==> flow/design.v <==
module rgst #(
    parameter w=8
)(
    input clk, rst_b, ld, clr, input [w-1:0] d, output reg [w-1:0] q
);
    always @ (posedge clk, negedge rst_b)
        if (!rst_b)                 q <= 0;
        else if (clr)               q <= 0;
        else if (ld)                q <= d;
endmodule
module mschdpath (
    input clk, rst_b,ld_merg,upd_mreg, input [511:0] blk, output [31:0] m0
);
    function [31:0] RtRot(input [31:0] x, input [4:0] p);
        reg [63:0] tmp; begin
        tmp = {x, x} >> p; RtRot = tmp[31:0];end
    endfunction
    function [31:0] Sgm0(input [31:0]x); begin
        Sgm0=RtRot(x,7)^RtRot(x,18)^(x>>3);end
    endfunction
    function [31:0] Sgm1(input [31:0]x); begin
        Sgm1=RtRot(x,17)^RtRot(x,19)^(x>>10);end
    endfunction
    function [31:0] Mux(input sel,input [31:0]d1,d0); begin
        Mux = (sel) ?  d1 : d0 ;end
    endfunction
    function [31:0] Word32(input [511:0]blk, input [3:0]idx); begin
        Word32 = blk[511-32*idx -:32];end
    endfunction
    wire [31:0] m[0:15];
    generate
        genvar k;
        for( k = 0; k < 16; k = k +1) begin:some_name
            if(k < 15)
                rgst #(.w(32)) i0(.clk(clk),.rst_b(rst_b),.clr(1'd0),.ld(upd_mreg),.d(Mux(ld_merg,Word32(blk,k),m[k+1])),.q(m[k]));
            else
                rgst #(.w(32)) i0(.clk(clk),.rst_b(rst_b),.clr(1'd0),.ld(upd_mreg),.d(Mux(ld_merg,Word32(blk,k),m[0] + Sgm0(m[1]) + m[9] + Sgm1(m[14]))),.q(m[k]));
        end
    endgenerate
    assign m0 = m[0];
endmodule
; From RTL to reports: mschdpath
; What the tools print for mschdpath, step after step.
; Lines are those of the file above, counted from 1.
; Not given: -
[setup]
top = mschdpath
clk_port = clk
lib = sky130hd
pvt_corner = tt_025C_1v80

; Word-level counts
; Yosys after proc, flatten, opt, wreduce and memory -nomap, before mapping. Enables and synchronous resets that opt folds into registers are not counted as muxes. Print and check cells are not counted. Equal cells are merged and count once.
[word_totals]
ff_bits = 512
in_bits = 516
out_inout_bits = 32
word_cells = 39
[op_classes]
addsub = 3
mux = 16
n_logic = 4
[ops]
columns = op, count
row1 = 32-bit 2-to-1 mux, 16
row2 = 32-bit adder, 3
row3 = 32-bit bitwise XOR, 2
row4 = 32-bit by 22-bit bitwise XOR with 32-bit output, 1
row5 = 32-bit by 29-bit bitwise XOR with 32-bit output, 1

; Depth
; Longest topological path by Yosys (ltp), each cell counted once; first at word level (registers and memories cut), then after technology mapping (sequential cells cut; the memories' decode and read muxes count).
[logic_depth]
word_depth = 6
abc_area = 0
mapped_depth = 18
mapped_depth_nobuf = 17

; Netlist
; Yosys stat after the flow's synthesis: flattened, memories mapped to cells. It holds for the ABC_AREA given above (unset counts as 0); a run with the other value may have another netlist.
[synth_totals]
stdcells = 2848
area_um2 = 27780.4
seqArea_um2 = 12812.3
ff_cells = 512
buffers = 231
[types]
columns = cell_type, count, type_area_um2
row1 = sky130_fd_sc_hd__dfrtp_1, 512, 1.28E+04
row2 = sky130_fd_sc_hd__mux2i_1, 486, 4.86E+03
row3 = sky130_fd_sc_hd__a21oi_1, 531, 2.66E+03
row4 = sky130_fd_sc_hd__nor2_1, 521, 1.96E+03
row5 = sky130_fd_sc_hd__fa_1, 62, 1241.19
row6 = sky130_fd_sc_hd__xnor2_1, 124, 1.09E+03
row7 = sky130_fd_sc_hd__clkbuf_1, 171, 641.866
row8 = sky130_fd_sc_hd__inv_1, 149, 559.286
row9 = sky130_fd_sc_hd__ha_1, 31, 387.872
row10 = sky130_fd_sc_hd__buf_1, 54, 202.694
row11 = sky130_fd_sc_hd__xor2_1, 21, 183.926
row12 = sky130_fd_sc_hd__a21o_1, 18, 135.13
row13 = sky130_fd_sc_hd__nand2_1, 32, 120.115
row14 = sky130_fd_sc_hd__o21ai_0, 17, 85.082
row15 = sky130_fd_sc_hd__o221ai_1, 9, 78.826
row16 = sky130_fd_sc_hd__nand3_1, 14, 70.067
row17 = sky130_fd_sc_hd__o21ai_1, 11, 55.053
row18 = sky130_fd_sc_hd__nand4_1, 8, 50.048
; Other cell types: 33; their cells: 77.
; The figures by module come from a second, unflattened synthesis with its own total; it is not the netlist above.
[unflattened]
cells_unflattened = 2853
hier_area_um2 = 31600.3
; Rows give one instance, submodules left out.
[by_module]
columns = mod, n_inst, cells, mod_area_um2, mod_seq_area_um2
row1 = rgst (w=32), 16, 103, 1323.8, 800.8
row2 = mschdpath, 1, 1205, 10420.0, 0.0

; Worst setup path after synthesis
; OpenSTA on the mapped netlist: ideal clock, no wires. The path of least setup slack (recovery checks aside). Input and output delay are each 20% of the period. Register names are those of the netlist, which keeps one name where synthesis merged equal registers.
[synth_timing]
path_kind = register to register
startpoint = reg some_name[14].genblk1.i0.q[20]
endpoint = reg some_name[15].genblk1.i0.q[27]
clock_period_ns = 4.5
setup_time_ns = 0.123
launch_ns = 0.000
arrival_ns = 3.741
required_ns = 4.377
setup_slack_ns = 0.636
path_delay_ns = 3.864
path_stages = 19
n_path_buf = 1
period_less_setup_slack_ns = 3.864
; "path_delay_ns" is the arrival time less input delay plus setup time.
; "path_stages": output pins that drive a net of the path, with the launching flip-flop's if there is one; two outputs of one cell count as two.
; "period_less_setup_slack_ns" is the clock period less the worst setup slack; recovery checks do not enter. This is arithmetic on one report: input and output delays are still those of the set period (20% each).
; Between the ends stands the longest chain of elaborated cells between them, by number of cells; it is not shown to be the way that was timed. Of several equally long chains one is given.
; Each line given opens the expression or statement behind the cell; cells for indexed reads and writes are added by Yosys, which also makes memories of some case tables.
; A register here has more assigning lines than the two given.
[synth_between]
cell_sequence = sky130_fd_sc_hd__dfrtp_1 > sky130_fd_sc_hd__clkbuf_1 > sky130_fd_sc_hd__xnor2_1 > sky130_fd_sc_hd__xnor2_1 > sky130_fd_sc_hd__fa_1 > sky130_fd_sc_hd__inv_1 > sky130_fd_sc_hd__fa_1 > sky130_fd_sc_hd__inv_1 > sky130_fd_sc_hd__ha_1 > sky130_fd_sc_hd__inv_1 > sky130_fd_sc_hd__fa_1 > sky130_fd_sc_hd__nor2b_4 > sky130_fd_sc_hd__o2111ai_1 > sky130_fd_sc_hd__a21oi_2 > sky130_fd_sc_hd__nor2_1 > sky130_fd_sc_hd__o311ai_4 > sky130_fd_sc_hd__a21boi_1 > sky130_fd_sc_hd__xnor2_1 > sky130_fd_sc_hd__o221a_1
elab_chain_cells = 4
cells_between = 4
lines_between = 3
classes_between = 1 x add/sub; 1 x mux; 2 x logic
[synth_lines]
columns = item, line_no
row1 = from (decl), 4  ; input clk, rst_b, ld, clr, input [w-1:0] d, output reg [w-1:0] q
row2 = from (assign), 7  ; if (!rst_b)                 q <= 0;
row3 = from (assign), 9  ; else if (ld)                q <= d;
row4 = 32-bit bitwise XOR, 22  ; Sgm1=RtRot(x,17)^RtRot(x,19)^(x>>10);end
row5 = 32-bit by 22-bit bitwise XOR with 32-bit output, 22
row6 = 32-bit adder, 37  ; rgst #(.w(32)) i0(.clk(clk),.rst_b(rst_b),.clr(1'd0),.ld(upd_mreg),.d(Mux(ld_merg,Word32(blk,k),m[0] + Sgm0(m[ ...
row7 = 32-bit 2-to-1 mux, 25  ; Mux = (sel) ?  d1 : d0 ;end
row8 = to (assign), 8  ; else if (clr)               q <= 0;
row9 = to (assign), 9
row10 = to (decl), 4

; Timing after layout
; Path of least setup slack in the final report of run 1 (OpenROAD, finished layout, wires in). Where an end is a register, its clock arrival counts in the times.
[layout_timing]
path_kind = register to register
startpoint = reg some_name[14].genblk1.i0.q[7]
endpoint = reg some_name[15].genblk1.i0.q[29]
clock_period_ns = 4.5
setup_time_ns = 0.10
launch_ns = 0.64
arrival_ns = 5.10
required_ns = 5.02
setup_slack_ns = -0.08
path_stages = 15
n_path_buf = 0
; Between the ends stands the longest chain of elaborated cells between them, by number of cells; it is not shown to be the way that was timed. Of several equally long chains one is given.
; A register here has more assigning lines than the two given.
[layout_between]
cell_sequence = sky130_fd_sc_hd__dfrtp_1 > sky130_fd_sc_hd__xor2_1 > sky130_fd_sc_hd__fa_1 > sky130_fd_sc_hd__inv_1 > sky130_fd_sc_hd__fa_1 > sky130_fd_sc_hd__inv_1 > sky130_fd_sc_hd__ha_1 > sky130_fd_sc_hd__a21o_1 > sky130_fd_sc_hd__a21o_1 > sky130_fd_sc_hd__a21oi_1 > sky130_fd_sc_hd__nor2_1 > sky130_fd_sc_hd__a211oi_1 > sky130_fd_sc_hd__o41ai_4 > sky130_fd_sc_hd__nand3_1 > sky130_fd_sc_hd__o211ai_1
elab_chain_cells = 4
cells_between = 4
lines_between = 3
classes_between = 1 x add/sub; 1 x mux; 2 x logic
[layout_lines]
columns = item, line_no
row1 = from (decl), 4  ; input clk, rst_b, ld, clr, input [w-1:0] d, output reg [w-1:0] q
row2 = from (assign), 7  ; if (!rst_b)                 q <= 0;
row3 = from (assign), 9  ; else if (ld)                q <= d;
row4 = 32-bit bitwise XOR, 22  ; Sgm1=RtRot(x,17)^RtRot(x,19)^(x>>10);end
row5 = 32-bit by 22-bit bitwise XOR with 32-bit output, 22
row6 = 32-bit adder, 37  ; rgst #(.w(32)) i0(.clk(clk),.rst_b(rst_b),.clr(1'd0),.ld(upd_mreg),.d(Mux(ld_merg,Word32(blk,k),m[0] + Sgm0(m[ ...
row7 = 32-bit 2-to-1 mux, 25  ; Mux = (sel) ?  d1 : d0 ;end
row8 = to (assign), 8  ; else if (clr)               q <= 0;
row9 = to (assign), 9
row10 = to (decl), 4

; Below are 3 stored runs of the flow (Yosys, OpenROAD; platform sky130hd) on mschdpath, each with its settings and what was measured, unordered. Constraints: input delay and output delay 20% of the set period each, output load 0.01 pF.
; "achieved_period_ns" means the clock period less the worst setup slack. The figure is calculated, with input and output delays left at 20% of the set period.
; "worst_path_allowed_less_slack_ns" means the part of the period allowed to the worst setup path (the constraints hold back 20% at inputs and 20% at outputs) less its slack; where the path has registers, the arrival times of their clocks count too.
; "total_power_w" rests on the timing tool's default activity at the inputs, not on a simulated workload.

[run 1: settings]
CELL_PAD_IN_SITES_DETAIL_PLACEMENT = 2
CELL_PAD_IN_SITES_GLOBAL_PLACEMENT = 2
CORE_UTILIZATION = 40
CTS_CLUSTER_DIAMETER = 152
CTS_CLUSTER_SIZE = 41
GPL_ROUTABILITY_DRIVEN = 0
HOLD_SLACK_MARGIN = 0.02
MAX_ROUTING_LAYER = met4
MIN_ROUTING_LAYER = met2
PLACE_DENSITY_LB_ADDON = 0.14
SETUP_SLACK_MARGIN = 0.23
SLEW_MARGIN = 30
TNS_END_PERCENT = 60
period_ns = 4.5
CAP_MARGIN = 20
CORE_MARGIN = 2
[run 1: results]
synthArea_um2 = 27780.4
utilization_pct = 51.3
final_setup_ws_ns = -0.081
setupTns_ns = -0.081
total_power_w = 0.025353
worst_path_allowed_less_slack_ns = 4.58
worst_path_kind = register to register
cell_area_final_um2 = 35262.6
achieved_period_ns = 4.581
die_um2 = 71575.0

[run 2: settings]
ABC_AREA = 1
CELL_PAD_IN_SITES_DETAIL_PLACEMENT = 1
CORE_UTILIZATION = 58
CTS_CLUSTER_DIAMETER = 208
GPL_ROUTABILITY_DRIVEN = 1
HOLD_SLACK_MARGIN = 0.15
MAX_ROUTING_LAYER = met4
MIN_ROUTING_LAYER = met1
SLEW_MARGIN = 30
TNS_END_PERCENT = 65
period_ns = 2.87
CAP_MARGIN = 20
CORE_MARGIN = 2
[run 2: results]
outcome = unfinished; error DPL-0033 in placement

[run 3: settings]
ABC_AREA = 0
CORE_UTILIZATION = 43
PLACE_DENSITY = 0.74
period_ns = 5.8
CAP_MARGIN = 20
CORE_MARGIN = 2
SLEW_MARGIN = 20
[run 3: results]
synthArea_um2 = 27780.4
utilization_pct = 55.8
final_setup_ws_ns = 1.395
setupTns_ns = 0.000
total_power_w = 0.019028
worst_path_allowed_less_slack_ns = 4.41
worst_path_kind = register to register
cell_area_final_um2 = 35788.1
achieved_period_ns = 4.405
die_um2 = 66654.3
